==> flow/design.v <==
`timescale 1ns / 1ps
`default_nettype none
module Nbit_reg #(parameter n=1, r=0)
   (input  wire [n-1:0] in,
    output wire [n-1:0] out,
    input  wire         clk,
    input  wire         we,
    input  wire         gwe,
    input  wire         rst
    );
   reg [n-1:0] state;
   assign out = state;
   always @(posedge clk) 
     begin 
       if (gwe & rst) 
         state <= r;
       else if (gwe & we) 
         state <= in; 
     end
endmodule
module gp1(input wire a, b,
           output wire g, p);
   assign g = a & b;
   assign p = a | b;
endmodule
module gp4(input wire [3:0] gin, pin,
           input wire cin,
           output wire gout, pout,
           output wire [2:0] cout);
  assign pout = (&  pin [3:0]);
  assign gout = (gin[0] & pin[1] & pin[2] & pin[3]) |(gin[1] & pin[2] & pin[3])| (gin[2] & pin[3]) | gin[3];
  assign cout[0] = (gin[0] | pin[0] & cin); 
  assign cout[1] = (gin[1] | pin[1] & cout[0]);
  assign cout[2] = (gin[2] | pin[2] & cout[1]);
endmodule
module cla16
  (input wire [15:0]  a, b,
   input wire         cin,
   output wire [15:0] sum);
  wire [15:0] gin, pin;
  genvar i;
  for(i = 0; i < 16; i=i+1) begin
    gp1 g(.a(a[i]), .b(b[i]), .g(gin[i]), .p(pin[i]));
  end
  wire [15:0] cout;
  wire g30_1, p30_1;
  gpn #(4) gf1(.gin(gin[3:0]), .pin(pin[3:0]), .cin(cin), .gout(g30_1), .pout(p30_1), .cout(cout[2:0]));
  assign cout[3] = (cin & p30_1) | g30_1;
  wire g30_2, p30_2;
  gp4 gf2(.gin(gin[7:4]), .pin(pin[7:4]), .cin(cout[3]), .gout(g30_2), .pout(p30_2), .cout(cout[6:4]));
  assign cout[7] = (cout[3] & p30_2) | g30_2;
  wire g30_3, p30_3;
  gp4 gf3(.gin(gin[11:8]), .pin(pin[11:8]), .cin(cout[7]), .gout(g30_3), .pout(p30_3), .cout(cout[10:8]));
  assign cout[11] = (cout[7] & p30_3) | g30_3;
  wire g30_4, p30_4;
  gp4 gf4(.gin(gin[15:12]), .pin(pin[15:12]), .cin(cout[11]), .gout(g30_4), .pout(p30_4), .cout(cout[14:12]));
  assign cout[15] = (cout[11] & p30_4) | g30_4;
  assign sum[0] = a[0] ^ b[0] ^ cin;
  for(i = 1; i < 16; i = i + 1) begin
    assign sum[i] = a[i] ^ b[i] ^ cout[i - 1];
  end
endmodule
module gpn
  #(parameter N = 4)
  (input wire [N-1:0] gin, pin,
   input wire  cin,
   output wire gout, pout,
   output wire [N-2:0] cout);
  assign pout = (&  pin [N - 1:0]);
  wire [N-2: 0] temp;
  genvar i;
  for (i = 0; i < N-1; i = i + 1) begin
    assign temp[i] = gin[i] & (& pin[N-1:i+1]);
  end
  assign gout = (| temp [N-2:0]) | gin[N-1];
  assign cout[0] = (gin[0] | pin[0] & cin); 
  for(i = 0; i < N - 2; i = i + 1) begin
    assign cout[i + 1] = (gin[i + 1] | pin[i + 1] & cout[i]);
  end
endmodule
`timescale 1ns / 1ps
`default_nettype none
module lc4_divider(input  wire [15:0] i_dividend,
                   input  wire [15:0] i_divisor,
                   output wire [15:0] o_remainder,
                   output wire [15:0] o_quotient);
      wire [15:0] temp_rem [16:0];
      wire [15:0] temp_quot [16:0];
      wire [15:0] temp_div [16:0];
      assign temp_rem[0] = 16'b0;
      assign temp_quot[0] = 16'b0;
      assign temp_div[0] = i_dividend;
      genvar i;
      for (i = 0; i < 16; i = i + 1) begin
            lc4_divider_one_iter div_one_iter(.i_dividend(temp_div[i]),
                              .i_divisor(i_divisor),
                              .i_remainder(temp_rem[i]),
                              .i_quotient(temp_quot[i]),
                              .o_dividend(temp_div[i + 1]),
                              .o_remainder(temp_rem[i + 1]),
                              .o_quotient(temp_quot[i + 1]));
      end
      wire divisor_zero_check = (i_divisor == 16'b0);
      assign o_quotient = divisor_zero_check ? 16'b0 : temp_quot[16];
      assign o_remainder = divisor_zero_check ? 16'b0 : temp_rem[16];
endmodule  
module lc4_divider_one_iter(input  wire [15:0] i_dividend,
                            input  wire [15:0] i_divisor,
                            input  wire [15:0] i_remainder,
                            input  wire [15:0] i_quotient,
                            output wire [15:0] o_dividend,
                            output wire [15:0] o_remainder,
                            output wire [15:0] o_quotient);
      wire zerocheck = 0 == i_divisor;
      assign o_dividend = i_dividend << 1;
      wire [15:0] div_shift_t, a_comp_t, prequot, preremainder, tempquot, remshift;
      assign remshift = i_remainder << 1;
      assign div_shift_t = (i_dividend >> 15) & 1'b1;
      assign a_comp_t =  div_shift_t | remshift;
      wire select_t = a_comp_t < i_divisor;
      assign preremainder = (select_t ? a_comp_t : (a_comp_t - i_divisor));
      assign o_remainder = zerocheck ? 16'b0 : preremainder;
      assign tempquot = i_quotient << 1;
      assign prequot = (select_t ? tempquot : tempquot | 1'b1);
      assign o_quotient = zerocheck ? 16'b0 : prequot;
endmodule
`timescale 1ns / 1ps
`default_nettype none
module cla_input_rs (  
      input wire [15:0] insn,
      input wire [15:0] pc,
      input wire [15:0] r1,
      output wire [15:0] rs
);
      assign rs = (insn[15:12] == 4'd1) | (insn[15:12] == 4'd6) | (insn[15:12] == 4'd7) ? r1 : pc;
endmodule
module cla_input_rt (  
      input wire [15:0] insn,
      input wire [15:0] r2,
      input wire [15:0] imm11,
      input wire [15:0] imm5,
      input wire [15:0] uimm7,
      input wire [15:0] imm9,
      input wire [15:0] imm6,
      output wire [15:0] rt
);
      wire [15:0] mux1, mux2;
      assign mux1 = (insn[5:4] == 2'b00) ? r2 : ((insn[5:4] == 2'b01) ? ~r2 : imm5);
      assign mux2 = imm9;
      assign rt = (insn[15:12] == 4'b1100) ? imm11 : 
                  ((insn[15:12] == 4'b0001) ? mux1 : 
                   (insn[15:12] == 4'b0010) ? uimm7 :
                   (insn[15:12] == 4'b0000) ? mux2 :
                   (insn[15:12] == 4'b0110 | insn[15:12] == 4'b0111) ? imm6:
                   16'b0
                  );
endmodule
module cla_input_ci (
      input wire [15:0] insn,
      output wire cin
);
      wire mux_top = (insn[5:3] == 3'b010) ? ((insn[15:12] == 4'b0001) ? 1 : 0) : 0;
      wire mux_bot = (insn[15:12] == 4'b0000 | insn[15:12] == 4'b0100 | insn[15:12] == 4'b1100 | insn[15:12] == 4'b1111) ? 1 : 0;
      assign cin = mux_top | mux_bot;
endmodule
module comparators (
      input wire [15:0] insn,
      input wire [15:0] r1,
      input wire [15:0] r2,
      input wire [15:0] imm7,
      input wire [15:0] uimm7,
      output wire [15:0] comp_out
);
      wire [15:0] mux_rs = (insn[8:7] == 2'b00 | insn[8:7] == 2'b10) ? $signed(r1) : r1; 
      wire [15:0] mux_rt = (insn[8:7] == 2'b00) ? $signed(r2) : 
                        (insn[8:7] == 2'b01) ? r2 :
                        (insn[8:7] == 2'b10) ? imm7 :
                        uimm7;
      wire signed [15:0] signed_comp_out = ($signed(mux_rs) > $signed(mux_rt)) ? 16'b1 : ($signed(mux_rs) == $signed(mux_rt)) ? 16'b0 : 16'hFFFF;
      wire [15:0] unsigned_comp_out = (mux_rs > mux_rt) ? 16'b1 : (mux_rs == mux_rt) ? 16'b0 : 16'hFFFF;
      assign comp_out = (insn[8:7] == 2'b00 | insn[8:7] == 2'b10) ? signed_comp_out : unsigned_comp_out;
endmodule
module lc4_alu(input  wire [15:0] i_insn,
               input wire [15:0]  i_pc,
               input wire [15:0]  i_r1data,
               input wire [15:0]  i_r2data,
               output wire [15:0] o_result);
      wire [15:0] imm5, imm6, imm7, imm9, imm11, uimm4, uimm7, uimm8;
      assign uimm4 = {12'b0, i_insn[3:0]};
      assign uimm7 = {9'b0, i_insn[6:0]};
      assign uimm8 = {8'b0, i_insn[7:0]};
      assign imm5 = {{12{i_insn[4]}}, i_insn[3:0]};
      assign imm6 = {{11{i_insn[5]}}, i_insn[4:0]};
      assign imm7 = {{10{i_insn[6]}}, i_insn[5:0]};
      assign imm9 = {{8{i_insn[8]}}, i_insn[7:0]};
      assign imm11 = {{6{i_insn[10]}}, i_insn[9:0]};
      wire cla_cin;
      wire [15:0] cla_rt, cla_rs;
      cla_input_ci get_cin(.insn(i_insn), .cin(cla_cin));
      cla_input_rs get_rs(.insn(i_insn), .pc(i_pc), .r1(i_r1data), .rs(cla_rs));
      cla_input_rt get_rt(.insn(i_insn), .r2(i_r2data), .imm11(imm11), .imm5(imm5), .uimm7(uimm7), .imm9(imm9), .imm6(imm6), .rt(cla_rt));
      wire [15:0] cla_output;
      cla16 get_cla_out(.a(cla_rs), .b(cla_rt), .cin(cla_cin), .sum(cla_output));
      wire [15:0] mult_out = i_r1data * i_r2data;
      wire [15:0] div_out, mod_out;
      lc4_divider div(.i_dividend(i_r1data), .i_divisor(i_r2data), .o_remainder(mod_out), .o_quotient(div_out));
      wire [15:0] math_mux = (i_insn[5:3] == 3'b011) ? div_out : (i_insn[5:3] == 3'b001) ? mult_out : cla_output;
      wire [15:0] comp_result;
      comparators get_comp(.insn(i_insn), .r1(i_r1data), .r2(i_r2data), .imm7(imm7), .uimm7(uimm7), .comp_out(comp_result));
      wire signed [15:0] sra_temp = $signed(i_r1data) >>> uimm4;
      wire [15:0] shift_result = (i_insn[5:4] == 2'b00) ? (i_r1data << uimm4) : 
                              (i_insn[5:4] == 2'b01) ? sra_temp : 
                              (i_insn[5:4] == 2'b10) ? (i_r1data >> uimm4) : 
                              mod_out;
      wire [15:0] hiconst = (i_r1data & 8'hFF) | (uimm8 << 8);
      wire [15:0] trap = 16'h8000 | uimm8;
      wire [15:0] basic_log = (i_insn[5:3] == 3'b000) ? i_r1data & i_r2data :
                              (i_insn[5:3] == 3'b001) ? ~i_r1data :
                              (i_insn[5:3] == 3'b010) ? i_r1data | i_r2data :
                              (i_insn[5:3] == 3'b011) ? i_r1data ^ i_r2data :
                              i_r1data & imm5;
      wire [15:0] jsr_out =  (i_insn[11] == 1) ? ((i_pc & 16'h8000) | (i_insn[10:0] << 4)) : i_r1data;
      wire [15:0] jmp_out = (i_insn[11] == 1) ? cla_output : i_r1data;
      assign o_result =  (i_insn[15:12] == 4'b0100) ? jsr_out : 
                        (i_insn[15:12] == 4'b0101) ? basic_log : 
                        (i_insn[15:12] == 4'b1101) ? hiconst : 
                        (i_insn[15:12] == 4'b1111) ? trap :  
                        (i_insn[15:12] == 4'b1001) ? imm9 : 
                        (i_insn[15:12] == 4'b1010) ? shift_result : 
                        (i_insn[15:12] == 4'b0010) ? comp_result : 
                        (i_insn[15:12] == 4'b0001) ? math_mux : 
                        (i_insn[15:12] == 4'b1100) ? jmp_out : 
                        (i_insn[15:12] == 4'b0000) ? cla_output : 
                        (i_insn[15:12] == 4'b0110) ? cla_output : 
                        (i_insn[15:12] == 4'b0111) ? cla_output :
                        (i_insn[15:12] == 4'b1000) ? i_r1data : 
                        16'b0;
endmodule
`timescale 1ns / 1ps
`default_nettype none
module lc4_decoder(input  wire [15:0] insn,                
                   output wire [ 2:0] r1sel,               
                   output wire        r1re,                
                   output wire [ 2:0] r2sel,               
                   output wire        r2re,                
                   output wire [ 2:0] wsel,                
                   output wire        regfile_we,          
                   output wire        nzp_we,              
                   output wire        select_pc_plus_one,  
                   output wire        is_load,             
                   output wire        is_store,            
                   output wire        is_branch,           
                   output wire        is_control_insn      
                   );
   wire [3:0] opcode = insn[15:12];
   assign     is_branch = (opcode == 4'b0000 & insn != 0);
   wire       is_arith = (opcode == 4'b0001);
   wire       is_add = (is_arith & (insn[5:3] == 3'b000));
   wire       is_mul = (is_arith & (insn[5:3] == 3'b001));
   wire       is_sub = (is_arith & (insn[5:3] == 3'b010));
   wire       is_div = (is_arith & (insn[5:3] == 3'b011));
   wire       is_addi = (is_arith & insn[5]);
   wire       is_compare = (opcode == 4'b0010);
   wire       is_cmp = (is_compare & (insn[8:7] == 2'b00));
   wire       is_cmpu = (is_compare & (insn[8:7] == 2'b01));
   wire       is_cmpi = (is_compare & (insn[8:7] == 2'b10));
   wire       is_cmpiu = (is_compare & (insn[8:7] == 2'b11));
   wire       is_jsr = (insn[15:11] == 5'b01001);
   wire       is_jsrr = (insn[15:11] == 5'b01000);
   wire       is_logic = (opcode == 4'b0101);
   wire       is_and = (is_logic & (insn[5:3] == 3'b000));
   wire       is_not = (is_logic & (insn[5:3] == 3'b001));
   wire       is_or = (is_logic & (insn[5:3] == 3'b010));
   wire       is_xor = (is_logic & (insn[5:3] == 3'b011));
   wire       is_andi = (is_logic & insn[5]);
   wire       is_ldr = (opcode == 4'b0110);
   wire       is_str = (opcode == 4'b0111);
   wire       is_rti = (opcode == 4'b1000);
   wire       is_const = (opcode == 4'b1001);
   wire       is_shift = (opcode == 4'b1010);
   wire       is_sll = (is_shift & (insn[5:4] == 2'b00));
   wire       is_sra = (is_shift & (insn[5:4] == 2'b01));
   wire       is_srl = (is_shift & (insn[5:4] == 2'b10));
   wire       is_mod = (is_shift & (insn[5:4] == 2'b11));
   wire       is_jmpr = (insn[15:11] == 5'b11000);
   wire       is_jmp = (insn[15:11] == 5'b11001);
   wire       is_hiconst = (opcode == 4'b1101);
   wire       is_trap = (opcode == 4'b1111);
   assign r1sel = (is_compare | is_hiconst) ? insn[11:9] :   
                  (is_rti) ? 3'd7 : insn[8:6];
   assign r1re = is_arith | 
                 is_compare | 
                 is_jsrr | 
                 is_logic | 
                 is_ldr | 
                 is_str | 
                 is_rti | 
                 is_shift | 
                 is_jmpr |
                 is_hiconst
                 ;
   assign r2sel = (is_str) ? insn[11:9] : insn[2:0];  
   assign r2re = is_add | is_mul |  is_sub | is_div |
                 is_cmp | is_cmpu |
                 is_and | is_or | is_xor |
                 is_str |
                 is_mod;
   assign wsel = (is_jsr | is_jsrr | is_trap) ? 3'd7 : insn[11:9];   
   assign regfile_we = is_arith | is_jsr | is_jsrr | is_logic | is_ldr | is_const | is_shift | is_hiconst | is_trap;
   assign nzp_we = regfile_we | is_compare;
   assign select_pc_plus_one = is_trap | is_jsrr | is_jsr;
   assign is_load = is_ldr;
   assign is_store = is_str;
   assign is_control_insn =  is_jsr | is_jsrr | is_rti | is_jmpr | is_jmp | is_trap;
endmodule
`timescale 1ns / 1ps
`default_nettype none
module lc4_regfile #(parameter n = 16)
   (input  wire         clk,
    input  wire         gwe,
    input  wire         rst,
    input  wire [  2:0] i_rs,       
    output wire [n-1:0] o_rs_data,  
    input  wire [  2:0] i_rt,       
    output wire [n-1:0] o_rt_data,  
    input  wire [  2:0] i_rd,       
    input  wire [n-1:0] i_wdata,    
    input  wire         i_rd_we     
    );
    wire [8:0] registers_write_q;
    wire [16:0] o_data_temp [8:0];
    genvar i;
    for (i = 0; i < 8; i=i+1) begin
        assign registers_write_q[i] = (i_rd == i) & i_rd_we;
        Nbit_reg #(16, 0) thing_register(.in(i_wdata), .out(o_data_temp[i]), .clk(clk), .we(registers_write_q[i]), .gwe(gwe), .rst(rst));
    end
    assign o_rs_data = i_rs == 0 ? o_data_temp[0] :
                       i_rs == 1 ? o_data_temp[1] :
                       i_rs == 2 ? o_data_temp[2] :
                       i_rs == 3 ? o_data_temp[3] :
                       i_rs == 4 ? o_data_temp[4] :
                       i_rs == 5 ? o_data_temp[5] :
                       i_rs == 6 ? o_data_temp[6] :
                       o_data_temp[7];
    assign o_rt_data = i_rt == 0 ? o_data_temp[0] :
                       i_rt == 1 ? o_data_temp[1] :
                       i_rt == 2 ? o_data_temp[2] :
                       i_rt == 3 ? o_data_temp[3] :
                       i_rt == 4 ? o_data_temp[4] :
                       i_rt == 5 ? o_data_temp[5] :
                       i_rt == 6 ? o_data_temp[6] :
                       o_data_temp[7];
endmodule
`timescale 1ns / 1ps
`default_nettype none
module lc4_processor
   (input  wire        clk,                 
    input wire         rst,  
    input wire         gwe,  
    output wire [15:0] o_cur_pc,  
    input wire [15:0]  i_cur_insn,  
    output wire [15:0] o_dmem_addr,  
    input wire [15:0]  i_cur_dmem_data,  
    output wire        o_dmem_we,  
    output wire [15:0] o_dmem_towrite,  
    output wire [1:0]  test_stall,  
    output wire [15:0] test_cur_pc,  
    output wire [15:0] test_cur_insn,  
    output wire        test_regfile_we,  
    output wire [2:0]  test_regfile_wsel,  
    output wire [15:0] test_regfile_data,  
    output wire        test_nzp_we,  
    output wire [2:0]  test_nzp_new_bits,  
    output wire        test_dmem_we,  
    output wire [15:0] test_dmem_addr,  
    output wire [15:0] test_dmem_data,  
    input wire [7:0]   switch_data,  
    output wire [7:0]  led_data  
    );
   wire [15:0]   pc;       
   wire [15:0]   next_pc;  
   wire stall_load = is_load_X && ((r1sel_D_pre == wsel_X && r1re_D_pre) ||
                     ((r2sel_D_pre == wsel_X && r2re_D_pre) && ~is_store_D_pre));
   wire not_stall_q = ~stall_load && (~is_load_X || ~is_branch_D_pre);
   wire branched_q = (is_control_insn_X) || (is_branch_X & nzp_correct);
   wire [15:0] i_cur_insn_F = branched_q ? 16'b0 : i_cur_insn;
   wire [15:0] pc_F = branched_q ? 16'b0 : pc;
   wire [1:0] stall_F = branched_q ? 2'd2 : (not_stall_q ? 2'd0 : 2'd3);
   Nbit_reg #(16, 16'h8200) pc_reg (.in(next_pc), .out(pc), .clk(clk), .we(not_stall_q), .gwe(gwe), .rst(rst));
   wire [15:0] pc_D_pre, i_cur_insn_D_pre;
   Nbit_reg #(16, 16'h8200) pc_reg_D (.in(pc_F), .out(pc_D_pre), .clk(clk), .we(not_stall_q), .gwe(gwe), .rst(rst));
   Nbit_reg #(16, 16'b0) i_cur_insn_reg_D (.in(i_cur_insn_F), .out(i_cur_insn_D_pre), .clk(clk), .we(not_stall_q), .gwe(gwe), .rst(rst));
   wire [1:0] stall_D_pre;
   Nbit_reg #(2, 2'b10) stall_reg_D(.in(stall_F), .out(stall_D_pre), .clk(clk), .we(not_stall_q), .gwe(gwe), .rst(rst));
   wire [2:0] r1sel_D_pre, r2sel_D_pre, wsel_D_pre;
   wire r1re_D_pre, r2re_D_pre, regfile_we_D_pre, nzp_we_D_pre, select_pc_plus_one_D_pre, is_load_D_pre, is_store_D_pre, is_branch_D_pre, is_control_insn_D_pre;
   lc4_decoder decodermain(.insn(i_cur_insn_D_pre),  .r1sel(r1sel_D_pre), .r1re(r1re_D_pre), .r2sel(r2sel_D_pre), .r2re(r2re_D_pre), .wsel(wsel_D_pre), .regfile_we(regfile_we_D_pre), .nzp_we(nzp_we_D_pre), .select_pc_plus_one(select_pc_plus_one_D_pre), .is_load(is_load_D_pre), .is_store(is_store_D_pre), .is_branch(is_branch_D_pre), .is_control_insn(is_control_insn_D_pre));
   wire [15:0] o_rs_data1, o_rt_data1;
   lc4_regfile #(16) theregisterfile(.clk(clk), .gwe(gwe), .rst(rst),
    .i_rs(r1sel_D_pre),       
    .o_rs_data(o_rs_data1),  
    .i_rt(r2sel_D_pre),       
    .o_rt_data(o_rt_data1),  
    .i_rd_we(regfile_we_W),     
    .i_rd(wsel_W),       
    .i_wdata(i_wdata)    
    );
   wire[15:0] o_rs_data = (r1sel_D_pre == wsel_W) && regfile_we_W && r1re_D_pre ? i_wdata : o_rs_data1;
   wire[15:0] o_rt_data = (r2sel_D_pre == wsel_W) && regfile_we_W && r2re_D_pre ? i_wdata : o_rt_data1;
   wire [15:0] pc_plus_1, pc_plus_1_D;
   cla16 cla_one(.a(pc), .b(0), .cin(1), .sum(pc_plus_1));
   Nbit_reg #(16, 16'b0) pc_plus_one_reg_D(.in(pc_plus_1), .out(pc_plus_1_D), .clk(clk), .we(not_stall_q), .gwe(gwe), .rst(rst));
   wire r1re_D, r2re_D, regfile_we_D, nzp_we_D, select_pc_plus_one_D, is_load_D, is_store_D, is_branch_D, is_control_insn_D;
   wire nop_question = branched_q || ~not_stall_q;
   wire [15:0] pc_D = nop_question ? 16'b0 :  pc_D_pre;
   wire[15:0] i_cur_insn_D = nop_question ? 16'b0 :  i_cur_insn_D_pre;
   wire [2:0] r1sel_D,r2sel_D, wsel_D;
   assign r1sel_D = nop_question ? 3'b0 :  r1sel_D_pre;
   assign r2sel_D = nop_question ? 3'b0 :  r2sel_D_pre;
   assign wsel_D = nop_question ? 3'b0 :  wsel_D_pre;
   assign r1re_D = nop_question ? 1'b0 :  r1re_D_pre;
   assign r2re_D = nop_question ? 1'b0 :  r2re_D_pre;
   assign regfile_we_D = nop_question ? 1'b0 :  regfile_we_D_pre;
   assign select_pc_plus_one_D = nop_question ? 1'b0 :  select_pc_plus_one_D_pre;
   assign is_load_D = nop_question ? 1'b0 : is_load_D_pre;
   assign is_store_D = nop_question ? 1'b0 :  is_store_D_pre;
   assign is_branch_D = nop_question ? 1'b0 :  is_branch_D_pre;
   assign is_control_insn_D = nop_question ? 1'b0 :  is_control_insn_D_pre;
   assign nzp_we_D = nop_question ? 1'b0 :  nzp_we_D_pre;
   wire [1:0] stall_D = branched_q ? 2'b10 : (not_stall_q ? stall_D_pre : 2'b11);
   wire [1:0] stall_X;
   wire [2:0] r1sel_X,r2sel_X, wsel_X;
   wire r1re_X, r2re_X, regfile_we_X, nzp_we_X, select_pc_plus_one_X, is_load_X, is_store_X, is_branch_X, is_control_insn_X;
   wire [15:0] pc_X, o_rs_data_X, o_rt_data_X, i_cur_insn_X, pc_plus_1_X;
   Nbit_reg #(2, 2'b10) stall_reg_X(.in(stall_D), .out(stall_X), .clk(clk), .we(1'b1), .gwe(gwe), .rst(rst));
   Nbit_reg #(16, 16'h8200) pc_reg_X (.in(pc_D), .out(pc_X), .clk(clk), .we(1'b1), .gwe(gwe), .rst(rst));
   Nbit_reg #(16, 0) reg_rs_X (.in(o_rs_data), .out(o_rs_data_X), .clk(clk), .we(1'b1), .gwe(gwe), .rst(rst));
   Nbit_reg #(16, 0) reg_rt_X (.in(o_rt_data), .out(o_rt_data_X), .clk(clk), .we(1'b1), .gwe(gwe), .rst(rst));
   Nbit_reg #(16, 16'b0) pc_plus_one_reg_X(.in(pc_plus_1_D), .out(pc_plus_1_X), .clk(clk), .we(1'b1), .gwe(gwe), .rst(rst));
   Nbit_reg #(3, 0) r1sel_reg_X (.in(r1sel_D), .out(r1sel_X), .clk(clk), .we(1'b1), .gwe(gwe), .rst(rst));
   Nbit_reg #(3, 0) r2sel_reg_X (.in(r2sel_D), .out(r2sel_X), .clk(clk), .we(1'b1), .gwe(gwe), .rst(rst));
   Nbit_reg #(3, 0) wsel_reg_X (.in(wsel_D), .out(wsel_X), .clk(clk), .we(1'b1), .gwe(gwe), .rst(rst));
   Nbit_reg #(1, 0) r1re_reg_X (.in(r1re_D), .out(r1re_X), .clk(clk), .we(1'b1), .gwe(gwe), .rst(rst));
   Nbit_reg #(1, 0) r2re_reg_X (.in(r2re_D), .out(r2re_X), .clk(clk), .we(1'b1), .gwe(gwe), .rst(rst));
   Nbit_reg #(1, 0) regfile_we_reg_X (.in(regfile_we_D), .out(regfile_we_X), .clk(clk), .we(1'b1), .gwe(gwe), .rst(rst));
   Nbit_reg #(1, 0) nzp_we_reg_X (.in(nzp_we_D), .out(nzp_we_X), .clk(clk), .we(1'b1), .gwe(gwe), .rst(rst));
   Nbit_reg #(1, 0) select_pc_plus_one_reg_X (.in(select_pc_plus_one_D), .out(select_pc_plus_one_X), .clk(clk), .we(1'b1), .gwe(gwe), .rst(rst));
   Nbit_reg #(1, 0) is_load_reg_X (.in(is_load_D), .out(is_load_X), .clk(clk), .we(1'b1), .gwe(gwe), .rst(rst));
   Nbit_reg #(1, 0) is_store_reg_X (.in(is_store_D), .out(is_store_X), .clk(clk), .we(1'b1), .gwe(gwe), .rst(rst));
   Nbit_reg #(1, 0) is_branch_reg_X (.in(is_branch_D), .out(is_branch_X), .clk(clk), .we(1'b1), .gwe(gwe), .rst(rst));
   Nbit_reg #(1, 0) is_control_insn_reg_X (.in(is_control_insn_D), .out(is_control_insn_X), .clk(clk), .we(1'b1), .gwe(gwe), .rst(rst));
   Nbit_reg #(16, 0) i_cur_insn_reg_X (.in(i_cur_insn_D), .out(i_cur_insn_X), .clk(clk), .we(1'b1), .gwe(gwe), .rst(rst));
   wire [15:0] bypass_r1_1 = (r1sel_X == wsel_W) && regfile_we_W ? i_wdata : o_rs_data_X;
   wire [15:0] bypass_r2_1 = (r2sel_X == wsel_W) && regfile_we_W ? i_wdata : o_rt_data_X;
   wire [15:0] bypass_r1_full = (r1sel_X == wsel_M) && regfile_we_M ? alu_result_M : bypass_r1_1;
   wire [15:0] bypass_r2_full = (r2sel_X == wsel_M) && regfile_we_M ? alu_result_M : bypass_r2_1;
   wire [15:0] alu_result;
   lc4_alu alu_main(.i_insn(i_cur_insn_X), .i_pc(pc_X), .i_r1data(bypass_r1_full), .i_r2data(bypass_r2_full),
               .o_result(alu_result));
   wire [1:0] stall_M;
   Nbit_reg #(2, 2'b10) stall_reg_M(.in(stall_X), .out(stall_M), .clk(clk), .we(1'b1), .gwe(gwe), .rst(rst));
   wire [15:0] pc_M;
   Nbit_reg #(16, 16'h8200) pc_reg_M (.in(pc_X), .out(pc_M), .clk(clk), .we(1'b1), .gwe(gwe), .rst(rst));
   wire [15:0] o_rs_data_M;
   wire [15:0] o_rt_data_M_1;
   wire [15:0] alu_result_M;
   Nbit_reg #(16, 0) reg_rs_M (.in(bypass_r1_full), .out(o_rs_data_M), .clk(clk), .we(1'b1), .gwe(gwe), .rst(rst));
   Nbit_reg #(16, 0) reg_rt_M (.in(bypass_r2_full), .out(o_rt_data_M_1), .clk(clk), .we(1'b1), .gwe(gwe), .rst(rst));
   Nbit_reg #(16, 0) alu_result_reg_M (.in(alu_result), .out(alu_result_M), .clk(clk), .we(1'b1), .gwe(gwe), .rst(rst));
   wire[15:0] pc_plus_1_M;
   Nbit_reg #(16, 16'b0) pc_plus_one_reg_M(.in(pc_plus_1_X), .out(pc_plus_1_M), .clk(clk), .we(1'b1), .gwe(gwe), .rst(rst));
   wire [15:0] i_cur_insn_M;
   wire [2:0] r1sel_M, r2sel_M, wsel_M;
   wire r1re_M, r2re_M, regfile_we_M, nzp_we_M, select_pc_plus_one_M, is_load_M, is_store_M, is_branch_M, is_control_insn_M;
   Nbit_reg #(3, 0) r1sel_reg_M (.in(r1sel_X), .out(r1sel_M), .clk(clk), .we(1'b1), .gwe(gwe), .rst(rst));
   Nbit_reg #(3, 0) r2sel_reg_M (.in(r2sel_X), .out(r2sel_M), .clk(clk), .we(1'b1), .gwe(gwe), .rst(rst));
   Nbit_reg #(3, 0) wsel_reg_M (.in(wsel_X), .out(wsel_M), .clk(clk), .we(1'b1), .gwe(gwe), .rst(rst));
   Nbit_reg #(1, 0) r1re_reg_M (.in(r1re_X), .out(r1re_M), .clk(clk), .we(1'b1), .gwe(gwe), .rst(rst));
   Nbit_reg #(1, 0) r2re_reg_M (.in(r2re_X), .out(r2re_M), .clk(clk), .we(1'b1), .gwe(gwe), .rst(rst));
   Nbit_reg #(1, 0) regfile_we_reg_M (.in(regfile_we_X), .out(regfile_we_M), .clk(clk), .we(1'b1), .gwe(gwe), .rst(rst));
   Nbit_reg #(1, 0) nzp_we_reg_M (.in(nzp_we_X), .out(nzp_we_M), .clk(clk), .we(1'b1), .gwe(gwe), .rst(rst));
   Nbit_reg #(1, 0) select_pc_plus_one_reg_M (.in(select_pc_plus_one_X), .out(select_pc_plus_one_M), .clk(clk), .we(1'b1), .gwe(gwe), .rst(rst));
   Nbit_reg #(1, 0) is_load_reg_M (.in(is_load_X), .out(is_load_M), .clk(clk), .we(1'b1), .gwe(gwe), .rst(rst));
   Nbit_reg #(1, 0) is_store_reg_M (.in(is_store_X), .out(is_store_M), .clk(clk), .we(1'b1), .gwe(gwe), .rst(rst));
   Nbit_reg #(1, 0) is_branch_reg_M (.in(is_branch_X), .out(is_branch_M), .clk(clk), .we(1'b1), .gwe(gwe), .rst(rst));
   Nbit_reg #(1, 0) is_control_insn_reg_M (.in(is_control_insn_X), .out(is_control_insn_M), .clk(clk), .we(1'b1), .gwe(gwe), .rst(rst));
   Nbit_reg #(16, 0) i_cur_insn_reg_M (.in(i_cur_insn_X), .out(i_cur_insn_M), .clk(clk), .we(1'b1), .gwe(gwe), .rst(rst));
   wire [15:0] o_rt_data_M =  regfile_we_W && is_store_M && r2sel_M == wsel_W ? i_wdata : o_rt_data_M_1;
   wire [15:0] o_dmem_towrite_M = is_store_M ? o_rt_data_M : 16'b0;
   wire o_dmem_we_M = is_store_M;
   wire [15:0] o_dmem_addr_M = (is_load_M | is_store_M) ? alu_result_M : 16'b0;
   assign o_dmem_we = o_dmem_we_M;
   assign o_dmem_addr = o_dmem_addr_M;
   assign o_dmem_towrite = o_dmem_towrite_M;
   wire [15:0] i_cur_dmem_data_M = i_cur_dmem_data;
   Nbit_reg #(2, 2'b10) stall_reg_W(.in(stall_M), .out(test_stall), .clk(clk), .we(1'b1), .gwe(gwe), .rst(rst));
   wire [15:0] o_dmem_addr_W, o_dmem_towrite_W, i_cur_dmem_data_W;
   wire o_dmem_we_W;
   Nbit_reg #(16, 0) o_dem_addr_reg_W (.in(o_dmem_addr_M), .out(o_dmem_addr_W), .clk(clk), .we(1'b1), .gwe(gwe), .rst(rst));
   Nbit_reg #(16, 0) o_dem_towrite_reg_W (.in(o_dmem_towrite_M), .out(o_dmem_towrite_W), .clk(clk), .we(1'b1), .gwe(gwe), .rst(rst));
   Nbit_reg #(1, 0) o_dem_we_reg_W (.in(o_dmem_we_M), .out(o_dmem_we_W), .clk(clk), .we(1'b1), .gwe(gwe), .rst(rst));
   Nbit_reg #(16, 0) i_cur_dmem_data_reg_W (.in(i_cur_dmem_data_M), .out(i_cur_dmem_data_W), .clk(clk), .we(1'b1), .gwe(gwe), .rst(rst));
   wire[15:0] pc_plus_1_W;
   Nbit_reg #(16, 16'b0) pc_plus_one_reg_W(.in(pc_plus_1_M), .out(pc_plus_1_W), .clk(clk), .we(1'b1), .gwe(gwe), .rst(rst));
   wire [15:0] pc_W;
   Nbit_reg #(16, 16'h8200) pc_reg_W (.in(pc_M), .out(pc_W), .clk(clk), .we(1'b1), .gwe(gwe), .rst(rst));
   wire [15:0] o_rs_data_W;
   wire [15:0] o_rt_data_W;
   wire [15:0] alu_result_W;
   Nbit_reg #(16, 0) reg_rs_W (.in(o_rs_data_M), .out(o_rs_data_W), .clk(clk), .we(1'b1), .gwe(gwe), .rst(rst));
   Nbit_reg #(16, 0) reg_rt_W (.in(o_rt_data_M), .out(o_rt_data_W), .clk(clk), .we(1'b1), .gwe(gwe), .rst(rst));
   Nbit_reg #(16, 0) alu_result_reg_W (.in(alu_result_M), .out(alu_result_W), .clk(clk), .we(1'b1), .gwe(gwe), .rst(rst));
   wire [15:0] i_cur_insn_W;
   wire [2:0] r1sel_W, r2sel_W, wsel_W;
   wire r1re_W, r2re_W, regfile_we_W, nzp_we_W, select_pc_plus_one_W, is_load_W, is_store_W, is_branch_W, is_control_insn_W;
   Nbit_reg #(3, 0) r1sel_reg_W (.in(r1sel_M), .out(r1sel_W), .clk(clk), .we(1'b1), .gwe(gwe), .rst(rst));
   Nbit_reg #(3, 0) r2sel_reg_W (.in(r2sel_M), .out(r2sel_W), .clk(clk), .we(1'b1), .gwe(gwe), .rst(rst));
   Nbit_reg #(3, 0) wsel_reg_W (.in(wsel_M), .out(wsel_W), .clk(clk), .we(1'b1), .gwe(gwe), .rst(rst));
   Nbit_reg #(1, 0) r1re_reg_W (.in(r1re_M), .out(r1re_W), .clk(clk), .we(1'b1), .gwe(gwe), .rst(rst));
   Nbit_reg #(1, 0) r2re_reg_W (.in(r2re_M), .out(r2re_W), .clk(clk), .we(1'b1), .gwe(gwe), .rst(rst));
   Nbit_reg #(1, 0) regfile_we_reg_W (.in(regfile_we_M), .out(regfile_we_W), .clk(clk), .we(1'b1), .gwe(gwe), .rst(rst));
   Nbit_reg #(1, 0) nzp_we_reg_W (.in(nzp_we_M), .out(nzp_we_W), .clk(clk), .we(1'b1), .gwe(gwe), .rst(rst));
   Nbit_reg #(1, 0) select_pc_plus_one_reg_W (.in(select_pc_plus_one_M), .out(select_pc_plus_one_W), .clk(clk), .we(1'b1), .gwe(gwe), .rst(rst));
   Nbit_reg #(1, 0) is_load_reg_W (.in(is_load_M), .out(is_load_W), .clk(clk), .we(1'b1), .gwe(gwe), .rst(rst));
   Nbit_reg #(1, 0) is_store_reg_W (.in(is_store_M), .out(is_store_W), .clk(clk), .we(1'b1), .gwe(gwe), .rst(rst));
   Nbit_reg #(1, 0) is_branch_reg_W (.in(is_branch_M), .out(is_branch_W), .clk(clk), .we(1'b1), .gwe(gwe), .rst(rst));
   Nbit_reg #(1, 0) is_control_insn_reg_W (.in(is_control_insn_M), .out(is_control_insn_W), .clk(clk), .we(1'b1), .gwe(gwe), .rst(rst));
   Nbit_reg #(16, 0) i_cur_insn_reg_W (.in(i_cur_insn_M), .out(i_cur_insn_W), .clk(clk), .we(1'b1), .gwe(gwe), .rst(rst));
   wire [15:0] nzp_new_bits_input = is_control_insn_X ? pc_plus_1_X : alu_result;
   wire [2:0] nzp_new_bits = ($signed(nzp_new_bits_input) == 0) ? 3'b010 : 
                        ($signed(nzp_new_bits_input) > 0) ? 3'b001 :
                        3'b100;
   wire nzp_from_load = is_load_M && ~(nzp_we_X && ~is_load_X);
   wire [2:0] nzp_load_bits = ($signed(i_cur_dmem_data) == 0) ? 3'b010 :
                              ($signed(i_cur_dmem_data) > 0) ? 3'b001 :
                              3'b100;
   wire [2:0] nzp_reg_in = nzp_from_load ? nzp_load_bits : nzp_new_bits;
   wire [2:0] nzp_new_bits_M;
   Nbit_reg #(3, 0) nzp_reg_M (.in(nzp_new_bits), .out(nzp_new_bits_M), .clk(clk), .we(1'b1), .gwe(gwe), .rst(rst));
   wire [2:0] nzp_new_bits_W;
   Nbit_reg #(3, 0) nzp_reg_W (.in(nzp_new_bits_M), .out(nzp_new_bits_W), .clk(clk), .we(1'b1), .gwe(gwe), .rst(rst));
   wire nzp_correct = i_cur_insn_X[11] == 1 & nzp_old_bits == 3'b100 | 
                     i_cur_insn_X[10] == 1 & nzp_old_bits == 3'b010 |
                     i_cur_insn_X[9] == 1 & nzp_old_bits == 3'b001;
   wire [2:0] nzp_old_bits;
   Nbit_reg #(3, 0) nzp_reg (.in(nzp_reg_in), .out(nzp_old_bits), .clk(clk), .we(nzp_we_X | is_load_M), .gwe(gwe), .rst(rst));
   assign next_pc = (branched_q) ? alu_result : pc_plus_1;
   wire [15:0] alu_datamem_output = is_load_W ? i_cur_dmem_data_W : alu_result_W;
   wire [15:0] i_wdata = (select_pc_plus_one_W ? pc_plus_1_W : alu_datamem_output);
   assign test_cur_pc = pc_W;
   assign test_cur_insn = i_cur_insn_W;
   assign test_regfile_wsel = wsel_W;
   assign test_regfile_data = regfile_we_W ? i_wdata : 16'b0;
   assign test_nzp_we = nzp_we_W;
   assign test_dmem_we = is_store_W;
   assign test_nzp_new_bits = is_load_W ? ($signed(i_cur_dmem_data_W) == 0) ? 3'b010 : 
                        ($signed(i_cur_dmem_data_W) > 0) ? 3'b001 :
                        3'b100 : nzp_new_bits_W;
   assign test_dmem_addr = o_dmem_addr_W;
   assign test_dmem_data = is_store_W ? o_dmem_towrite_W : (is_load_W ? i_cur_dmem_data_W : 16'b0);
   assign test_regfile_we = regfile_we_W;
   assign o_cur_pc = pc;
endmodule
`timescale 1ns / 1ps
`default_nettype none
module lc4_core
   (input  wire        clk,
    input  wire        rst,
    output wire [15:0] o_cur_pc,
    input  wire [15:0] i_cur_insn,
    output wire [15:0] o_dmem_addr,
    input  wire [15:0] i_cur_dmem_data,
    output wire        o_dmem_we,
    output wire [15:0] o_dmem_towrite,
    output wire [1:0]  test_stall,
    output wire [15:0] test_cur_pc,
    output wire [15:0] test_cur_insn,
    output wire        test_regfile_we,
    output wire [2:0]  test_regfile_wsel,
    output wire [15:0] test_regfile_data,
    output wire        test_nzp_we,
    output wire [2:0]  test_nzp_new_bits,
    output wire        test_dmem_we,
    output wire [15:0] test_dmem_addr,
    output wire [15:0] test_dmem_data
    );
   wire [7:0] led_unused;
   lc4_processor proc (.clk(clk), .rst(rst), .gwe(1'b1),
                       .o_cur_pc(o_cur_pc), .i_cur_insn(i_cur_insn),
                       .o_dmem_addr(o_dmem_addr), .i_cur_dmem_data(i_cur_dmem_data),
                       .o_dmem_we(o_dmem_we), .o_dmem_towrite(o_dmem_towrite),
                       .test_stall(test_stall), .test_cur_pc(test_cur_pc),
                       .test_cur_insn(test_cur_insn), .test_regfile_we(test_regfile_we),
                       .test_regfile_wsel(test_regfile_wsel), .test_regfile_data(test_regfile_data),
                       .test_nzp_we(test_nzp_we), .test_nzp_new_bits(test_nzp_new_bits),
                       .test_dmem_we(test_dmem_we), .test_dmem_addr(test_dmem_addr),
                       .test_dmem_data(test_dmem_data),
                       .switch_data(8'd0), .led_data(led_unused));
endmodule
==> reports on lc4_core <==
* Reports on lc4_core
Module lc4_core before and after one edit of its RTL, step after step. Lines under "unedited" count in the file above, lines under "edited" in the edited file. "change" is "edited" less "unedited", of the values as shown; "rel. change" is that difference over "unedited", in percent. Cell names lack the library's common part. Not given: --
Set-up: top module lc4_core, clock input clk, library sky130hd, corner tt_025C_1v80

* Diff
Unified diff, file above to edited file. The edit is scripted: it alters the design's behaviour and was not made to optimise anything.
begin of diff
@@ -347,5 +347,5 @@
                        i_rt == 2 ? o_data_temp[2] :
                        i_rt == 3 ? o_data_temp[3] :
-                       i_rt == 4 ? o_data_temp[4] :
+                       i_rt < 4 ? o_data_temp[4] :
                        i_rt == 5 ? o_data_temp[5] :
                        i_rt == 6 ? o_data_temp[6] :
end of diff

* Word-level counts
Counts by Yosys on the flattened word-level netlist (proc, flatten, opt, wreduce). Print and check cells are left out.
Storage and ports:
- flip-flop bits (word level) | unedited 516, edited 516, change 0, rel. change 0.00%
- bits of input ports | unedited 34, edited 34, change 0, rel. change 0.00%
- output and inout port bits | unedited 140, edited 140, change 0, rel. change 0.00%
Operators by class:
- add/sub/neg operators | unedited 16, edited 16, change 0, rel. change 0.00%
- multiply operators | unedited 1, edited 1, change 0, rel. change 0.00%
- order comparisons | unedited 21, edited 22, change +1, rel. change +4.76%
- equality and inequality tests | unedited 71, edited 70, change -1, rel. change -1.41%
- shift-type cells | unedited 3, edited 3, change 0, rel. change 0.00%
- muxes and demuxes | unedited 139, edited 139, change 0, rel. change 0.00%
- bitwise operators | unedited 244, edited 244, change 0, rel. change 0.00%
- reductions and logical operators | unedited 48, edited 48, change 0, rel. change 0.00%
Operators by type and width:
- equality test 3 bit with constant B | unedited 11, edited 10, change -1, rel. change -9.09%
- < comparator 3 bit with constant B | unedited 0, edited 1, change +1
- OR 1 bit | unedited 86, edited 86, change 0, rel. change 0.00%
- bitwise AND 1 bit | unedited 81, edited 81, change 0, rel. change 0.00%
- 2-to-1 mux 16 bit | unedited 76, edited 76, change 0, rel. change 0.00%
- bitwise XOR 1 bit | unedited 47, edited 47, change 0, rel. change 0.00%
- 2-to-1 mux 15 bit | unedited 30, edited 30, change 0, rel. change 0.00%
- 2-to-1 mux 1 bit | unedited 20, edited 20, change 0, rel. change 0.00%
- logical AND 1 bit | unedited 17, edited 17, change 0, rel. change 0.00%
- < comparator 16 bit | unedited 15, edited 15, change 0, rel. change 0.00%
- OR 1 x 16 -> 16 bit | unedited 15, edited 15, change 0, rel. change 0.00%
- subtractor 15 bit | unedited 14, edited 14, change 0, rel. change 0.00%
- 2-to-1 mux 3 bit | unedited 12, edited 12, change 0, rel. change 0.00%
- equality test 3 x 2 -> 1 bit with constant B | unedited 11, edited 11, change 0, rel. change 0.00%
- equality test 4 bit with constant B | unedited 11, edited 11, change 0, rel. change 0.00%
- equality test 3 bit | unedited 9, edited 9, change 0, rel. change 0.00%
- equality test 4 x 3 -> 1 bit with constant B | unedited 7, edited 7, change 0, rel. change 0.00%
- inverter 1 bit | unedited 7, edited 7, change 0, rel. change 0.00%
- equality test 3 x 1 -> 1 bit with constant B | unedited 6, edited 6, change 0, rel. change 0.00%
- AND reduction 4 bit | unedited 6, edited 6, change 0, rel. change 0.00%
- logical NOT 3 bit | unedited 5, edited 5, change 0, rel. change 0.00%
- logical OR 1 bit | unedited 4, edited 4, change 0, rel. change 0.00%
- equality test 2 x 1 -> 1 bit with constant B | unedited 3, edited 3, change 0, rel. change 0.00%
- equality test 2 bit with constant B | unedited 3, edited 3, change 0, rel. change 0.00%
- > comparator 16 x 1 -> 1 bit with constant B | unedited 3, edited 3, change 0, rel. change 0.00%
- logical NOT 2 bit | unedited 3, edited 3, change 0, rel. change 0.00%
- logical NOT 32 bit | unedited 3, edited 3, change 0, rel. change 0.00%
- bitwise AND 16 bit | unedited 2, edited 2, change 0, rel. change 0.00%
Not every row of either side is listed.

* Longest topological paths
Yosys ltp: most cells in a row. Word level: on the elaborated netlist, between registers, memories and ports. Mapped: between sequential cells and ports; inverters and the memories' decode and read muxes count.
Logic depth:
- depth after elaboration | unedited 81, edited 81, change 0, rel. change 0.00%
- ABC_AREA | unedited 0, edited 0
- depth in mapped cells | unedited 195, edited 193, change -2, rel. change -1.03%
- depth with buffers taken out | unedited 179, edited 176, change -3, rel. change -1.68%

* Synthesis result
Source: synth_stat.txt of the flow (Yosys; design flattened, memories mapped). It holds for the ABC_AREA given above (unset counts as 0); a run with the other value may have another netlist.
Mapped netlist:
- standard cells after synthesis | unedited 6209, edited 6050, change -159, rel. change -2.56%
- chip area (Yosys) (um^2) | unedited 46029.1, edited 45626.3, change -402.8, rel. change -0.88%
- sequential area (um^2) | unedited 10309.9, edited 10309.9, change 0.0, rel. change 0.00%
- mapped flip-flops | unedited 515, edited 515, change 0, rel. change 0.00%
- buffers | unedited 396, edited 394, change -2, rel. change -0.51%
Cell types:
- nand2_1 | unedited 912, edited 791, change -121, rel. change -13.27%
- a21oi_1 | unedited 552, edited 517, change -35, rel. change -6.34%
- o21ai_0 | unedited 331, edited 296, change -35, rel. change -10.57%
- nand3_1 | unedited 119, edited 91, change -28, rel. change -23.53%
- a211oi_1 | unedited 109, edited 129, change +20, rel. change +18.35%
- and2_1 | unedited 100, edited 118, change +18, rel. change +18.00%
- clkbuf_1 | unedited 301, edited 316, change +15, rel. change +4.98%
- o31ai_1 | unedited 41, edited 28, change -13, rel. change -31.71%
- o22ai_1 | unedited 58, edited 47, change -11, rel. change -18.97%
- a41oi_1 | unedited 8, edited 19, change +11, rel. change +137.50%
- xnor2_1 | unedited 163, edited 153, change -10, rel. change -6.13%
- mux2i_1 | unedited 79, edited 89, change +10, rel. change +12.66%
- and3_1 | unedited 37, edited 27, change -10, rel. change -27.03%
- nor2_1 | unedited 625, edited 634, change +9, rel. change +1.44%
- nor2b_1 | unedited 239, edited 248, change +9, rel. change +3.77%
- o21bai_1 | unedited 34, edited 25, change -9, rel. change -26.47%
- nand2b_1 | unedited 32, edited 23, change -9, rel. change -28.12%
- buf_2 | unedited 28, edited 19, change -9, rel. change -32.14%
Not every row of either side is listed. By module: a second synthesis without flattening, with its own total; a netlist apart from the flattened one above.
Second synthesis, totals:
- cell total of the unflattened synthesis | unedited 7565, edited 7614, change +49, rel. change +0.65%
- area total of the unflattened synthesis (um^2) | unedited 60690.7, edited 60999.8, change +309.1, rel. change +0.51%
Rows give one instance, submodules left out.
By module, unedited:
- lc4_divider_one_iter | times used 16, cells 221, area 1505.2 um^2
- Nbit_reg | times used 19, cells 37, area 509.2 um^2
- lc4_alu | times used 1, cells 1191, area 8368.0 um^2
- lc4_processor | times used 1, cells 531, area 3661.0 um^2
- Nbit_reg | times used 5, cells 39, area 516.7 um^2
- Nbit_reg | times used 5, cells 37, area 509.2 um^2
- lc4_regfile #(n=16) | times used 1, cells 313, area 2397.3 um^2
- cla_input_rt | times used 1, cells 167, area 1098.6 um^2
- Nbit_reg | times used 9, cells 8, area 100.1 um^2
- lc4_divider | times used 1, cells 81, area 827.0 um^2
- comparators | times used 1, cells 109, area 792.0 um^2
- Nbit_reg | times used 17, cells 4, area 41.3 um^2
- cla_input_rs | times used 1, cells 93, area 696.9 um^2
- cla16 | times used 2, cells 36, area 335.3 um^2
unedited: Modules not listed: 7.
By module, edited:
- lc4_divider_one_iter | times used 16, cells 221, area 1505.2 um^2
- Nbit_reg | times used 19, cells 37, area 509.2 um^2
- lc4_alu | times used 1, cells 1221, area 8604.5 um^2
- lc4_processor | times used 1, cells 531, area 3661.0 um^2
- Nbit_reg | times used 5, cells 39, area 516.7 um^2
- Nbit_reg | times used 5, cells 37, area 509.2 um^2
- lc4_regfile #(n=16) | times used 1, cells 332, area 2469.9 um^2
- cla_input_rt | times used 1, cells 167, area 1098.6 um^2
- Nbit_reg | times used 9, cells 8, area 100.1 um^2
- lc4_divider | times used 1, cells 81, area 827.0 um^2
- comparators | times used 1, cells 109, area 792.0 um^2
- Nbit_reg | times used 17, cells 4, area 41.3 um^2
- cla_input_rs | times used 1, cells 93, area 696.9 um^2
- cla16 | times used 2, cells 36, area 335.3 um^2
edited: Modules not listed: 7.

* Path before layout
Path of least setup slack by OpenSTA after synthesis, without wires, with an ideal clock, recovery checks aside; 20% of the period is set as input and as output delay. Where synthesis merged equal registers, the netlist keeps one of their names.
Path after synthesis:
- kind | unedited reg2reg, edited reg2reg
- from | unedited register proc.wsel_reg_W.state[0], edited register proc.select_pc_plus_one_reg_W.state
- to | unedited register proc.nzp_reg.state, edited register proc.nzp_reg.state
- clock period (ps) | unedited 40000, edited 40000, change 0, rel. change 0.00%
- setup time (ps) | unedited 122, edited 116, change -6
- time at the first pin (ps) | unedited 0, edited 0, change 0
- data arrival time (ps) | unedited 36800, edited 37176, change +376, rel. change +1.02%
- data required time (ps) | unedited 39878, edited 39884, change +6, rel. change +0.02%
- slack (ps) | unedited 3078, edited 2707, change -371
- path delay (ps) | unedited 36922, edited 37292, change +370, rel. change +1.00%
- stages on the path | unedited 164, edited 173, change +9, rel. change +5.49%
- path buffers | unedited 27, edited 36, change +9, rel. change +33.33%
- period reached after synthesis (ps) | unedited 36922, edited 37293, change +371, rel. change +1.00%
"path delay" = arrival - input delay + setup time. "stages on the path": output pins that drive a net of the path, with the launching flip-flop's if there is one; two outputs of one cell count as two. "period reached after synthesis" = period - worst setup slack (recovery checks aside). The figure is calculated, with input and output delays left at 20% of the set period. Where an end lacks its bit number, it is one bit of the signal, or one of the new flip-flops if synthesis recoded a state register. The rows between start and end are the longest chain of elaborated cells between them; the timing report does not say that the signal goes this way. Where chains are equally long, one stands for them. A line is the first line of the expression or statement that the cell stems from. Yosys adds cells for indexed reads and writes and turns some case tables into memories.
Between the ends, after synthesis, unedited: cells stage by stage dfxtp_1 > buf_6 > xnor2_1 > and4_1 > buf_4 > buf_4 > mux2i_1 > a21o_1 > buf_1 > ha_1 > o211ai_1 > nor4_2 > and2_1 > ha_1 > a211oi_2 > o21ai_0 > a311o_1 > a41oi_2 > [128 not listed] > clkbuf_1 > mux2_2 > and2_1 > ha_1 > or3_1 > o21bai_1 > a21o_1 > a41o_1 > o22ai_1 > clkbuf_1 > clkbuf_1 > nand3_1 > a21oi_1 > o22ai_1 > or3_1 > nor4_1 > o21ai_1 > a311o_1, cells in the longest elaborated chain 81, elaborated cells between the ends (all ways) 282, classes of those cells add/sub: 16; mul: 1; compare: 19; eq/ne: 4; shift: 3; mux: 93; logic: 136; reduce/logical: 10
Ends and longest elaborated chain, after synthesis, unedited:
- from (decl) | line 11 | reg [n-1:0] state;
- from (assign) | line 16 | state <= r;
- from (assign) | line 18 | state <= in;
- equality test 3 bit | line 453 | wire [15:0] bypass_r1_1 = (r1sel_X == wsel_W) && regfile_we_W ? i_wdata : o_rs_data_X;
- logical AND 1 bit | line 453
- 2-to-1 mux 16 bit | line 453
- 2-to-1 mux 16 bit | line 455 | wire [15:0] bypass_r1_full = (r1sel_X == wsel_M) && regfile_we_M ? alu_result_M : bypass_r1_1;
- subtractor 1 x 15 -> 15 bit | line 121 | assign preremainder = (select_t ? a_comp_t : (a_comp_t - i_divisor));
- 2-to-1 mux 15 bit | line 121
- 2-to-1 mux 15 bit | line 122 | assign o_remainder = zerocheck ? 16'b0 : preremainder;
- [67 not listed]
- 2-to-1 mux 16 bit | line 225 | (i_insn[15:12] == 4'b0101) ? basic_log :
- 2-to-1 mux 16 bit | line 224 | assign o_result =  (i_insn[15:12] == 4'b0100) ? jsr_out :
- 2-to-1 mux 16 bit | line 529 | wire [15:0] nzp_new_bits_input = is_control_insn_X ? pc_plus_1_X : alu_result;
- > comparator 16 x 1 -> 1 bit | line 531 | ($signed(nzp_new_bits_input) > 0) ? 3'b001 :
- 2-to-1 mux 3 bit | line 531
- 2-to-1 mux 3 bit | line 530 | wire [2:0] nzp_new_bits = ($signed(nzp_new_bits_input) == 0) ? 3'b010 :
- 2-to-1 mux 3 bit | line 537 | wire [2:0] nzp_reg_in = nzp_from_load ? nzp_load_bits : nzp_new_bits;
- to (assign) | line 16
- to (assign) | line 18
- to (decl) | line 11
Between the ends, after synthesis, edited: cells stage by stage dfxtp_1 > buf_2 > buf_2 > clkbuf_1 > nand2_1 > o21ai_0 > mux2i_1 > a21o_1 > clkbuf_1 > buf_1 > ha_1 > nand4_1 > nor3_2 > and2_1 > ha_1 > a211oi_1 > o21ai_0 > o41ai_1 > [137 not listed] > a21oi_1 > nor2_1 > ha_1 > nand3_1 > o22ai_1 > o21ai_0 > a31oi_1 > o2111ai_1 > nand2_1 > clkbuf_1 > o21ai_0 > a311oi_1 > o21ai_0 > nand2_1 > nand4_1 > nor4_1 > o2bb2ai_1 > a41o_1, cells in the longest elaborated chain 80, elaborated cells between the ends (all ways) 279, classes of those cells add/sub: 16; mul: 1; compare: 19; eq/ne: 2; shift: 3; mux: 94; logic: 136; reduce/logical: 8
Ends and longest elaborated chain, after synthesis, edited:
- from (decl) | line 11 | reg [n-1:0] state;
- from (assign) | line 16 | state <= r;
- from (assign) | line 18 | state <= in;
- 2-to-1 mux 16 bit | line 549 | wire [15:0] i_wdata = (select_pc_plus_one_W ? pc_plus_1_W : alu_datamem_output);
- 2-to-1 mux 16 bit | line 453 | wire [15:0] bypass_r1_1 = (r1sel_X == wsel_W) && regfile_we_W ? i_wdata : o_rs_data_X;
- 2-to-1 mux 16 bit | line 455 | wire [15:0] bypass_r1_full = (r1sel_X == wsel_M) && regfile_we_M ? alu_result_M : bypass_r1_1;
- subtractor 1 x 15 -> 15 bit | line 121 | assign preremainder = (select_t ? a_comp_t : (a_comp_t - i_divisor));
- 2-to-1 mux 15 bit | line 121
- 2-to-1 mux 15 bit | line 122 | assign o_remainder = zerocheck ? 16'b0 : preremainder;
- OR 1 x 16 -> 16 bit | line 119 | assign a_comp_t =  div_shift_t | remshift;
- [66 not listed]
- 2-to-1 mux 16 bit | line 225 | (i_insn[15:12] == 4'b0101) ? basic_log :
- 2-to-1 mux 16 bit | line 224 | assign o_result =  (i_insn[15:12] == 4'b0100) ? jsr_out :
- 2-to-1 mux 16 bit | line 529 | wire [15:0] nzp_new_bits_input = is_control_insn_X ? pc_plus_1_X : alu_result;
- > comparator 16 x 1 -> 1 bit | line 531 | ($signed(nzp_new_bits_input) > 0) ? 3'b001 :
- 2-to-1 mux 3 bit | line 531
- 2-to-1 mux 3 bit | line 530 | wire [2:0] nzp_new_bits = ($signed(nzp_new_bits_input) == 0) ? 3'b010 :
- 2-to-1 mux 3 bit | line 537 | wire [2:0] nzp_reg_in = nzp_from_load ? nzp_load_bits : nzp_new_bits;
- to (assign) | line 16
- to (assign) | line 18
- to (decl) | line 11

* Timing after layout
Path of least setup slack in the final report of the runs of set A (OpenROAD, finished layout, wires in). Where an end is a register, its clock arrival counts in the times. The path's times are printed in steps of 10 ps; the period is the one set.
Path post-layout:
- kind | unedited reg2reg, edited reg2reg
- from | unedited register proc.wsel_reg_W.state[1], edited register proc.is_load_reg_W.state
- to | unedited register proc.nzp_reg.state, edited register proc.nzp_reg.state
- clock period (ps) | unedited 40000, edited 40000, change 0, rel. change 0.00%
- setup time (ps) | unedited 150, edited 100, change -50
- time at the first pin (ps) | unedited 610, edited 630, change +20, rel. change +3.28%
- data arrival time (ps) | unedited 38440, edited 37980, change -460, rel. change -1.20%
- data required time (ps) | unedited 40460, edited 40530, change +70, rel. change +0.17%
- slack (ps) | unedited 2020, edited 2560, change +540
- stages on the path | unedited 154, edited 167, change +13, rel. change +8.44%
- path buffers | unedited 13, edited 13, change 0, rel. change 0.00%
Where an end lacks its bit number, it is one bit of the signal, or one of the new flip-flops if synthesis recoded a state register. The rows between start and end are the longest chain of elaborated cells between them; the timing report does not say that the signal goes this way. Where chains are equally long, one stands for them.
Between the ends, post-layout, unedited: cells stage by stage dfxtp_1 > buf_4 > xnor2_2 > and4_1 > a211oi_2 > nor2_1 > clkinv_1 > ha_1 > inv_1 > ha_1 > o221a_2 > nand3_2 > nor2_1 > a21oi_1 > o21ai_0 > fa_1 > a211oi_2 > o21ai_0 > [118 not listed] > a221oi_2 > nor2_1 > ha_1 > or3_1 > o21bai_1 > a21o_1 > a41o_1 > o22ai_1 > buf_4 > nor2_1 > a2111oi_0 > nor4_1 > a31oi_1 > nor3b_1 > nand4_1 > o21ai_0 > o21ai_1 > o22ai_1
Ends and longest elaborated chain, post-layout, unedited:
- from (decl) | line 11 | reg [n-1:0] state;
- from (assign) | line 16 | state <= r;
- from (assign) | line 18 | state <= in;
- to (assign) | line 16
- to (assign) | line 18
- to (decl) | line 11
unedited: Chain of elaborated cells between the ends: none given.
Between the ends, post-layout, edited: cells stage by stage dfxtp_4 > buf_4 > mux2i_1 > o21ai_1 > mux2i_2 > a21o_1 > inv_1 > ha_1 > inv_1 > ha_1 > nand4_1 > nor3_4 > buf_4 > and2_1 > ha_1 > nand2_1 > o21ai_0 > a2111oi_2 > [131 not listed] > a211o_2 > o21ai_0 > and2_1 > ha_1 > a21oi_1 > o22ai_1 > o21ai_1 > a31oi_1 > o2111ai_2 > nand2_2 > a21o_1 > a311oi_2 > o21ai_0 > nand2_2 > nand4_1 > nor4_1 > o2bb2ai_2 > a41o_1, cells in the longest elaborated chain 81, elaborated cells between the ends (all ways) 280, classes of those cells add/sub: 16; mul: 1; compare: 19; eq/ne: 2; shift: 3; mux: 95; logic: 136; reduce/logical: 8
Ends and longest elaborated chain, post-layout, edited:
- from (decl) | line 11 | reg [n-1:0] state;
- from (assign) | line 16 | state <= r;
- from (assign) | line 18 | state <= in;
- 2-to-1 mux 16 bit | line 548 | wire [15:0] alu_datamem_output = is_load_W ? i_cur_dmem_data_W : alu_result_W;
- 2-to-1 mux 16 bit | line 549 | wire [15:0] i_wdata = (select_pc_plus_one_W ? pc_plus_1_W : alu_datamem_output);
- 2-to-1 mux 16 bit | line 454 | wire [15:0] bypass_r2_1 = (r2sel_X == wsel_W) && regfile_we_W ? i_wdata : o_rt_data_X;
- 2-to-1 mux 16 bit | line 456 | wire [15:0] bypass_r2_full = (r2sel_X == wsel_M) && regfile_we_M ? alu_result_M : bypass_r2_1;
- subtractor 1 x 15 -> 15 bit | line 121 | assign preremainder = (select_t ? a_comp_t : (a_comp_t - i_divisor));
- 2-to-1 mux 15 bit | line 121
- 2-to-1 mux 15 bit | line 122 | assign o_remainder = zerocheck ? 16'b0 : preremainder;
- [67 not listed]
- 2-to-1 mux 16 bit | line 225 | (i_insn[15:12] == 4'b0101) ? basic_log :
- 2-to-1 mux 16 bit | line 224 | assign o_result =  (i_insn[15:12] == 4'b0100) ? jsr_out :
- 2-to-1 mux 16 bit | line 529 | wire [15:0] nzp_new_bits_input = is_control_insn_X ? pc_plus_1_X : alu_result;
- > comparator 16 x 1 -> 1 bit | line 531 | ($signed(nzp_new_bits_input) > 0) ? 3'b001 :
- 2-to-1 mux 3 bit | line 531
- 2-to-1 mux 3 bit | line 530 | wire [2:0] nzp_new_bits = ($signed(nzp_new_bits_input) == 0) ? 3'b010 :
- 2-to-1 mux 3 bit | line 537 | wire [2:0] nzp_reg_in = nzp_from_load ? nzp_load_bits : nzp_new_bits;
- to (assign) | line 16
- to (assign) | line 18
- to (decl) | line 11
Nets of the timed path that keep an RTL name, with a line that drives or declares them; the list need not be complete.
Named nets, post-layout, edited (line):
- proc.alu_main.div.genblk1[0].div_one_iter.i_divisor[0] | 456

* Measured runs
Both versions went through the flow (Yosys, OpenROAD) with the same settings in each pair. Constraints: input delay and output delay 20% of the set period each, output load 0.01 pF.
Settings, set A: CORE_UTILIZATION 40, period_ns 40.0, CAP_MARGIN 20, CORE_MARGIN 2, SLEW_MARGIN 20
Final reports, set A:
- chip area after synthesis (Yosys) (um^2) | unedited 46029.1, edited 45626.3, change -402.8, rel. change -0.88%
- full die area (um^2) | unedited 117803.0, edited 116783.0, change -1020.0, rel. change -0.87%
- standard-cell area after routing (um^2) | unedited 51873.5, edited 51496.9, change -376.6, rel. change -0.73%
- final utilization (%) | unedited 45.4, edited 45.7, change +0.3
- worst slack on setup checks (ps) | unedited 2022, edited 2557, change +535
- total negative setup slack (ps) | unedited 0, edited 0, change 0
- final worst hold slack (ps) | unedited 411, edited 411, change 0
- achieved period (ps) | unedited 37978, edited 37443, change -535, rel. change -1.41%
Settings, set B: CAP_MARGIN 25, CORE_ASPECT_RATIO 0.57, CORE_UTILIZATION 55, CTS_CLUSTER_SIZE 32, PLACE_DENSITY_LB_ADDON 0.27, period_ns 51.1, CORE_MARGIN 2, SLEW_MARGIN 20
Final reports, set B:
- chip area after synthesis (Yosys) (um^2) | unedited 46029.1, edited 45626.3, change -402.8, rel. change -0.88%
- full die area (um^2) | unedited 86111.6, edited 85367.9, change -743.7, rel. change -0.86%
- standard-cell area after routing (um^2) | unedited 50561.0, edited 50191.9, change -369.1, rel. change -0.73%
- final utilization (%) | unedited 60.7, edited 61.3, change +0.6
- worst slack on setup checks (ps) | unedited 5038, edited 5187, change +149
- total negative setup slack (ps) | unedited 0, edited 0, change 0
- final worst hold slack (ps) | unedited 424, edited 411, change -13
- achieved period (ps) | unedited 46062, edited 45913, change -149, rel. change -0.32%
"achieved period": clock period set for the run, less the worst setup slack. It is reckoned from that one timing run; input and output delays stay at 20% of the period that was set.
